==> flow/design.v <==
package params_pkg;
  parameter int COEFF_WIDTH    = 16;  
  parameter int DATA_WIDTH     = 12;  
  parameter int OUTPUT_WIDTH   = 16;  
  parameter int PIPELINE_DEPTH = 5;   
  parameter int NUM_TAPS       = 16;  
  parameter int INPUT_FRAC     = 11;  
  parameter int COEFF_FRAC     = 14;  
  parameter int OUTPUT_FRAC    = 14;  
  parameter int ACC_WIDTH      = 32;  
  localparam int PROD_WIDTH = DATA_WIDTH + COEFF_WIDTH;  
  localparam int SHIFT_RIGHT = (INPUT_FRAC + COEFF_FRAC) - OUTPUT_FRAC;  
  typedef logic signed [DATA_WIDTH-1:0]    in_t;
  typedef logic signed [COEFF_WIDTH-1:0]  coeff_t;
  typedef logic signed [PROD_WIDTH-1:0]   prod_t;
  typedef logic signed [ACC_WIDTH-1:0]    acc_t;
  typedef logic signed [OUTPUT_WIDTH-1:0] out_t;
  localparam logic [NUM_TAPS*COEFF_WIDTH-1:0] COEFF_ROM = {
    -16'sd28,
    -16'sd1014,
    -16'sd1589,
    -16'sd1638,
    -16'sd1153,
    -16'sd261,
    16'sd790,
    16'sd1710,
    16'sd2177,
    16'sd2110,
    16'sd1594,
    16'sd845,
    16'sd184,
    -16'sd179,
    -16'sd226,
    -16'sd116
  };
endpackage
import params_pkg::*;
module algorithm_core (
  input  logic                 clk,
  input  logic                 rst_n,
  input  logic                 s_valid,
  output logic                 s_ready,
  input  params_pkg::in_t      s_data,
  output logic                 m_valid,
  input  logic                 m_ready,
  output params_pkg::out_t     m_data
);
  assign s_ready = 1'b1;
  logic signed [DATA_WIDTH-1:0] samples [0:NUM_TAPS-1];
  logic valid_pipe [0:PIPELINE_DEPTH];
  logic signed [PROD_WIDTH-1:0] prods_comb [0:NUM_TAPS-1];
  params_pkg::acc_t prod_ext_comb [0:NUM_TAPS-1];
  params_pkg::acc_t stage_prod_reg   [0:NUM_TAPS-1];  
  params_pkg::acc_t stage_sum8_reg   [0:8-1];        
  params_pkg::acc_t stage_sum4_reg   [0:4-1];        
  params_pkg::acc_t stage_sum2_reg   [0:2-1];        
  params_pkg::acc_t stage_final_reg;                 
  genvar i;
  generate
    for (i = 0; i < NUM_TAPS; i++) begin : PROD_COMB
      always_comb begin
        prods_comb[i] = $signed(samples[i]) * $signed(COEFF_ROM[i*COEFF_WIDTH +: COEFF_WIDTH]);
        prod_ext_comb[i] = $signed({{(ACC_WIDTH-PROD_WIDTH){prods_comb[i][PROD_WIDTH-1]}}, prods_comb[i]});
      end
    end
  endgenerate
  integer idx;
  always_ff @(posedge clk or negedge rst_n) begin
    if (!rst_n) begin
      for (idx = 0; idx < NUM_TAPS; idx = idx + 1) begin
        samples[idx] <= '0;
      end
      for (idx = 0; idx <= PIPELINE_DEPTH; idx = idx + 1) begin
        valid_pipe[idx] <= 1'b0;
      end
      for (idx = 0; idx < NUM_TAPS; idx = idx + 1) begin
        stage_prod_reg[idx] <= '0;
      end
      for (idx = 0; idx < 8; idx = idx + 1) begin
        stage_sum8_reg[idx] <= '0;
      end
      for (idx = 0; idx < 4; idx = idx + 1) begin
        stage_sum4_reg[idx] <= '0;
      end
      for (idx = 0; idx < 2; idx = idx + 1) begin
        stage_sum2_reg[idx] <= '0;
      end
      stage_final_reg <= '0;
    end else begin
      if (s_valid && s_ready) begin
        for (idx = NUM_TAPS-1; idx >= 1; idx = idx - 1) begin
          samples[idx] <= samples[idx-1];
        end
        samples[0] <= s_data;
      end
      valid_pipe[0] <= s_valid & s_ready;
      for (idx = 0; idx < PIPELINE_DEPTH; idx = idx + 1) begin
        valid_pipe[idx+1] <= valid_pipe[idx];
      end
      for (idx = 0; idx < NUM_TAPS; idx = idx + 1) begin
        stage_prod_reg[idx] <= prod_ext_comb[idx];
      end
      for (idx = 0; idx < 8; idx = idx + 1) begin
        stage_sum8_reg[idx] <= stage_prod_reg[2*idx] + stage_prod_reg[2*idx + 1];
      end
      for (idx = 0; idx < 4; idx = idx + 1) begin
        stage_sum4_reg[idx] <= stage_sum8_reg[2*idx] + stage_sum8_reg[2*idx + 1];
      end
      for (idx = 0; idx < 2; idx = idx + 1) begin
        stage_sum2_reg[idx] <= stage_sum4_reg[2*idx] + stage_sum4_reg[2*idx + 1];
      end
      stage_final_reg <= stage_sum2_reg[0] + stage_sum2_reg[1];
    end
  end
  logic signed [ACC_WIDTH-1:0] shifted_acc;
  always_comb begin
    if (SHIFT_RIGHT >= 0)
      shifted_acc = $signed(stage_final_reg) >>> SHIFT_RIGHT;
    else
      shifted_acc = $signed(stage_final_reg) <<< (-SHIFT_RIGHT);
  end
  assign m_data  = params_pkg::out_t'(shifted_acc[OUTPUT_WIDTH-1:0]);
  assign m_valid = valid_pipe[PIPELINE_DEPTH];
endmodule
import params_pkg::*;
module algorithm_top (
  input  logic                 clk,
  input  logic                 rst_n,
  input  logic                 s_valid,
  output logic                 s_ready,
  input  params_pkg::in_t      s_data,
  output logic                 m_valid,
  input  logic                 m_ready,
  output params_pkg::out_t     m_data
);
  algorithm_core u_core (
    .clk      (clk),
    .rst_n    (rst_n),
    .s_valid  (s_valid),
    .s_ready  (s_ready),
    .s_data   (s_data),
    .m_valid  (m_valid),
    .m_ready  (m_ready),
    .m_data   (m_data)
  );
endmodule
* Step by step through the tools: algorithm_top *
What the tools print for algorithm_top, step after step.
Line numbers count from 1 in the design file above.
Cell names lack the library's common part.
The mark -- stands for no value.

design
  top module = algorithm_top
  clock = clk
  library = sky130hd
  library corner = tt_025C_1v80

* After elaboration *
Counts by Yosys on the flattened word-level netlist (proc, flatten, opt, wreduce). Print and check cells are left out. Cells with the same type and inputs are merged into one.

bit counts
  cells after elaboration = 84
  register bits = 929
  bits of input ports = 16

cells by class
  $mul = 16
  $add $sub $neg = 15

operators with widths
  operator                                                        number
  12-bit by 11-bit multiplier with 23-bit output with constant B  4
  12-bit by 12-bit multiplier with 24-bit output with constant B  3
  12-bit by 10-bit multiplier with 22-bit output with constant B  3
  12-bit by 13-bit multiplier with 25-bit output with constant B  1
  12-bit by 6-bit multiplier with 18-bit output with constant B   2
  12-bit by 9-bit multiplier with 21-bit output with constant B   1
  12-bit by 8-bit multiplier with 20-bit output with constant B   1
  27-bit adder                                                    3
  12-bit by 4-bit multiplier with 16-bit output with constant B   1
  25-bit by 25-bit adder with 26-bit output                       2
  25-bit by 26-bit adder with 27-bit output                       1
  25-bit by 24-bit adder with 26-bit output                       1
  22-bit by 24-bit adder with 25-bit output                       1
  23-bit by 24-bit adder with 25-bit output                       1
  24-bit by 23-bit adder with 25-bit output                       1
  24-bit by 24-bit adder with 25-bit output                       1
  23-bit by 18-bit adder with 24-bit output                       1
  22-bit by 22-bit adder with 23-bit output                       1
  20-bit by 21-bit adder with 22-bit output                       1
  21-bit by 21-bit adder with 22-bit output                       1

* Depth *
Yosys ltp: most cells in a row. Word level: on the elaborated netlist, between registers, memories and ports. Mapped: between sequential cells and ports; inverters and the memories' decode and read muxes count.

depth
  depth after elaboration = 1
  ABC_AREA = 0
  depth in mapped cells = 21

* Synthesis result *
The flow's flattened synthesis, as Yosys stat reports it; memories are mapped. The netlist is that of the ABC_AREA named above (0 if unset); the other value can give another one.

cell types
  type      number  area in all (µm²)
  dfrtp_1   909     2.27E+04
  ha_1      1374    1.72E+04
  fa_1      569     1.14E+04
  inv_1     1372    5.15E+03
  xnor2_1   434     3.8E+03
  a21oi_1   392     1.96E+03
  o21ai_0   318     1.59E+03
  a21o_1    191     1.43E+03
  xor2_1    152     1.33E+03
  nand2_1   347     1.3E+03
  nor2_1    294     1.1E+03
  mux2_2    69      776.995
  o21bai_1  80      600.576
  nor2b_1   81      506.736
  nand3_1   99      495.475
  nor3_1    96      480.461
  o21a_1    51      382.867
  nand2b_1  59      369.104

Other cell types: 72; their cells: 621.

synthesis totals
  chip area (Yosys) = 77071.4 µm²
  mapped cells = 7508
  mapped flip-flops = 909

By module: a second synthesis without flattening, with its own total; a netlist apart from the flattened one above.

unflattened totals
  cell total of the unflattened synthesis = 7374
  area (unflattened synthesis) = 76423.3 µm²

Rows give one instance, submodules left out.

modules
  module          area (µm²)  instances  cells
  algorithm_core  76423.3     1          7374
  algorithm_top   0.0         1          0

* Worst setup path after synthesis *
Path of least setup slack by OpenSTA after synthesis, without wires, with an ideal clock, recovery checks aside; 20% of the period is set as input and as output delay. Where synthesis merged equal registers, the netlist keeps one of their names.

path post-synthesis
  path kind = register to register
  start point = register u_core.samples[10][11]
  end point = register u_core.stage_prod_reg[10][21]
  path slack = 813 ps
  clock period = 6000 ps
  required time = 5936 ps
  path delay = 5187 ps
  stages = 17
  arrival = 5123 ps
  synthesis period reached = 5187 ps

"path delay" = arrival - input delay + setup time.
"stages": output pins that drive a net of the path, with the launching flip-flop's if there is one; two outputs of one cell count as two.
"synthesis period reached" is the clock period less the worst setup slack; recovery checks do not enter. This is arithmetic on one report: input and output delays are still those of the set period (20% each).
The rows between start and end are the longest chain of elaborated cells between them; the timing report does not say that the signal goes this way. Where chains are equally long, one stands for them.
Each line given opens the expression or statement behind the cell; cells for indexed reads and writes are added by Yosys, which also makes memories of some case tables.

between the ends, post-synthesis
  cell sequence = dfrtp_1 -> clkbuf_1 -> inv_1 -> fa_1 -> inv_1 -> fa_1 -> fa_1 -> fa_1 -> inv_1 -> fa_1 -> inv_1 -> ha_1 -> and4_1 -> a221o_1 -> o41a_1 -> nor4b_1 -> a211o_1
  length of the longest elaborated chain = 1
  elaborated cells between the ends (all ways) = 1
  source lines of those cells = 1
  classes of those cells = mul (1)

RTL lines, path post-synthesis
  item                                            RTL line  source
  start: declaration                              49        logic signed [DATA_WIDTH-1:0] samples [0:NUM_TAPS-1];
  start: assignment                               71        samples[idx] <= '0;
  start: assignment                               92        samples[idx] <= samples[idx-1];
  12-bit by 10-bit multiplier with 22-bit output  62        prods_comb[i] = $signed(samples[i]) * $signed(COEFF_ROM[i*COEFF_WIDTH +: COEFF_WIDTH]);
  end: assignment                                 77        stage_prod_reg[idx] <= '0;
  end: assignment                                 101       stage_prod_reg[idx] <= prod_ext_comb[idx];
  end: declaration                                53        params_pkg::acc_t stage_prod_reg   [0:NUM_TAPS-1];

* Timing after layout *
From the final timing report of run 1: the path of least setup slack in the routed layout; clock arrival at registers is part of the times.
The report prints the path's times to 10 ps; the period is as set.

path post-layout
  path kind = register to register
  start point = register u_core.samples[10][5]
  end point = register u_core.stage_prod_reg[10][21]
  required time = 10770 ps
  stages = 17
  clock period = 9980 ps
  path slack = 2050 ps
  arrival = 8710 ps

The rows between start and end are the longest chain of elaborated cells between them; the timing report does not say that the signal goes this way. Where chains are equally long, one stands for them.

between the ends, post-layout
  cell sequence = dfrtp_1 -> inv_1 -> fa_1 -> inv_1 -> fa_1 -> fa_1 -> fa_1 -> inv_1 -> fa_1 -> inv_1 -> ha_1 -> nor3_1 -> a21oi_1 -> a221o_1 -> o41a_1 -> nor4b_1 -> a211o_1
  length of the longest elaborated chain = 1
  elaborated cells between the ends (all ways) = 1
  source lines of those cells = 1
  classes of those cells = mul (1)

RTL lines, path post-layout
  item                                            RTL line  source
  start: declaration                              49        logic signed [DATA_WIDTH-1:0] samples [0:NUM_TAPS-1];
  start: assignment                               71        samples[idx] <= '0;
  start: assignment                               92        samples[idx] <= samples[idx-1];
  12-bit by 10-bit multiplier with 22-bit output  62        prods_comb[i] = $signed(samples[i]) * $signed(COEFF_ROM[i*COEFF_WIDTH +: COEFF_WIDTH]);
  end: assignment                                 77        stage_prod_reg[idx] <= '0;
  end: assignment                                 101       stage_prod_reg[idx] <= prod_ext_comb[idx];
  end: declaration                                53        params_pkg::acc_t stage_prod_reg   [0:NUM_TAPS-1];

Subject: algorithm_top on sky130hd, stored results

Hello all,

Measured results for algorithm_top: 4 stored runs of the Yosys and OpenROAD flow on sky130hd. The settings differ; the order carries no meaning. The constraints put input and output delay at 20% of the set period each and load the outputs with 0.01 pF.
"achieved clock period" = clock period - worst setup slack. The figure is calculated, with input and output delays left at 20% of the set period.
"worst setup path time" is the time allowed to the run's worst setup path (the clock period less input and output delay, where it has them) less its slack. Clock arrival times count: a late capture clock shortens it, a late launch clock lengthens it.
"worst setup path time" is given in steps of 10 ps.

Run 1
==> flow/run.sh <==
#!/bin/bash
# the make line also repeats the synthesis and layout settings of config.mk as NAME=value (left out here)
make -C /OpenROAD-flow-scripts/flow DESIGN_CONFIG=/design/flow/config.mk WORK_HOME=/design/flow/orfs CLKGATE_MAP_FILE= finish
==> flow/config.mk <==
export PLATFORM = sky130hd
export DESIGN_NAME = algorithm_top
export DESIGN_NICKNAME = algorithm_top
export VERILOG_FILES = /design/flow/design.v
export SDC_FILE = /design/flow/constraint.sdc
export NUM_CORES = 4
export LEC_CHECK = 0
export CAP_MARGIN = 10
export CELL_PAD_IN_SITES_DETAIL_PLACEMENT = 1
export CORE_MARGIN = 2
export CORE_UTILIZATION = 61
export PLACE_DENSITY = 0.74
export SLEW_MARGIN = 20
==> flow/constraint.sdc <==
create_clock -name core_clock -period 9.98 [get_ports {clk}]
set_input_delay 1.9960 -clock core_clock [delete_from_list [all_inputs] [get_ports {clk}]]
set_output_delay 1.9960 -clock core_clock [all_outputs]
set_load 0.01 [all_outputs]

==> results of run 1 <==
chip area after synthesis (Yosys): 77071.4 µm²
die area: 129204.0 µm²
standard-cell area of the final layout: 83023.4 µm²
utilization: 66.1%
worst setup slack after layout: 2052 ps
total negative slack: 0 ps
worst hold slack: 346 ps
achieved clock period: 7928 ps
worst setup path time: 7930 ps
worst setup path kind: register to register

Run 2
==> flow/run.sh <==
#!/bin/bash
# the make line also repeats the synthesis and layout settings of config.mk as NAME=value (left out here)
make -C /OpenROAD-flow-scripts/flow DESIGN_CONFIG=/design/flow/config.mk WORK_HOME=/design/flow/orfs CLKGATE_MAP_FILE= finish
==> flow/config.mk <==
export PLATFORM = sky130hd
export DESIGN_NAME = algorithm_top
export DESIGN_NICKNAME = algorithm_top
export VERILOG_FILES = /design/flow/design.v
export SDC_FILE = /design/flow/constraint.sdc
export NUM_CORES = 4
export LEC_CHECK = 0
export ABC_AREA = 1
export CAP_MARGIN = 10
export CELL_PAD_IN_SITES_DETAIL_PLACEMENT = 0
export CORE_ASPECT_RATIO = 1.38
export CORE_MARGIN = 2
export CORE_UTILIZATION = 33
export CTS_CLUSTER_DIAMETER = 397
export GPL_ROUTABILITY_DRIVEN = 0
export MAX_ROUTING_LAYER = met5
export MIN_ROUTING_LAYER = met1
export PLACE_DENSITY_LB_ADDON = 0.01
export SETUP_SLACK_MARGIN = -0.03
export SLEW_MARGIN = 15
export TNS_END_PERCENT = 40
==> flow/constraint.sdc <==
create_clock -name core_clock -period 7.65 [get_ports {clk}]
set_input_delay 1.5300 -clock core_clock [delete_from_list [all_inputs] [get_ports {clk}]]
set_output_delay 1.5300 -clock core_clock [all_outputs]
set_load 0.01 [all_outputs]

==> results of run 2 <==
chip area after synthesis (Yosys): 88234.6 µm²
die area: 271581.0 µm²
standard-cell area of the final layout: 96664.0 µm²
utilization: 36.2%
worst setup slack after layout: 2556 ps
total negative slack: 0 ps
worst hold slack: 347 ps
achieved clock period: 5094 ps
worst setup path time: 5090 ps
worst setup path kind: register to register

Run 3
==> flow/run.sh <==
#!/bin/bash
# the make line also repeats the synthesis and layout settings of config.mk as NAME=value (left out here)
make -C /OpenROAD-flow-scripts/flow DESIGN_CONFIG=/design/flow/config.mk WORK_HOME=/design/flow/orfs CLKGATE_MAP_FILE= finish
==> flow/config.mk <==
export PLATFORM = sky130hd
export DESIGN_NAME = algorithm_top
export DESIGN_NICKNAME = algorithm_top
export VERILOG_FILES = /design/flow/design.v
export SDC_FILE = /design/flow/constraint.sdc
export NUM_CORES = 4
export LEC_CHECK = 0
export ABC_AREA = 1
export CAP_MARGIN = 35
export CELL_PAD_IN_SITES_DETAIL_PLACEMENT = 2
export CORE_ASPECT_RATIO = 0.92
export CORE_MARGIN = 3
export CORE_UTILIZATION = 24
export CTS_CLUSTER_DIAMETER = 346
export HOLD_SLACK_MARGIN = -0.09
export MIN_ROUTING_LAYER = met2
export SLEW_MARGIN = 20
==> flow/constraint.sdc <==
create_clock -name core_clock -period 4.03 [get_ports {clk}]
set_input_delay 0.8060 -clock core_clock [delete_from_list [all_inputs] [get_ports {clk}]]
set_output_delay 0.8060 -clock core_clock [all_outputs]
set_load 0.01 [all_outputs]

==> results of run 3 <==
did not finish, routing stopped with GRT-0116

Run 4
==> flow/run.sh <==
#!/bin/bash
# the make line also repeats the synthesis and layout settings of config.mk as NAME=value (left out here)
make -C /OpenROAD-flow-scripts/flow DESIGN_CONFIG=/design/flow/config.mk WORK_HOME=/design/flow/orfs CLKGATE_MAP_FILE= finish
==> flow/config.mk <==
export PLATFORM = sky130hd
export DESIGN_NAME = algorithm_top
export DESIGN_NICKNAME = algorithm_top
export VERILOG_FILES = /design/flow/design.v
export SDC_FILE = /design/flow/constraint.sdc
export NUM_CORES = 4
export LEC_CHECK = 0
export CAP_MARGIN = 35
export CORE_ASPECT_RATIO = 1.02
export CORE_MARGIN = 10
export CORE_UTILIZATION = 56
export CTS_CLUSTER_SIZE = 64
export MAX_ROUTING_LAYER = met5
export PLACE_DENSITY = 0.78
export SLEW_MARGIN = 20
==> flow/constraint.sdc <==
create_clock -name core_clock -period 9.91 [get_ports {clk}]
set_input_delay 1.9820 -clock core_clock [delete_from_list [all_inputs] [get_ports {clk}]]
set_output_delay 1.9820 -clock core_clock [all_outputs]
set_load 0.01 [all_outputs]

==> results of run 4 <==
chip area after synthesis (Yosys): 77071.4 µm²
die area: 152867.0 µm²
standard-cell area of the final layout: 82947.1 µm²
utilization: 60.6%
worst setup slack after layout: 4317 ps
total negative slack: 0 ps
worst hold slack: 329 ps
achieved clock period: 5593 ps
worst setup path time: 5590 ps
worst setup path kind: register to register

Thanks
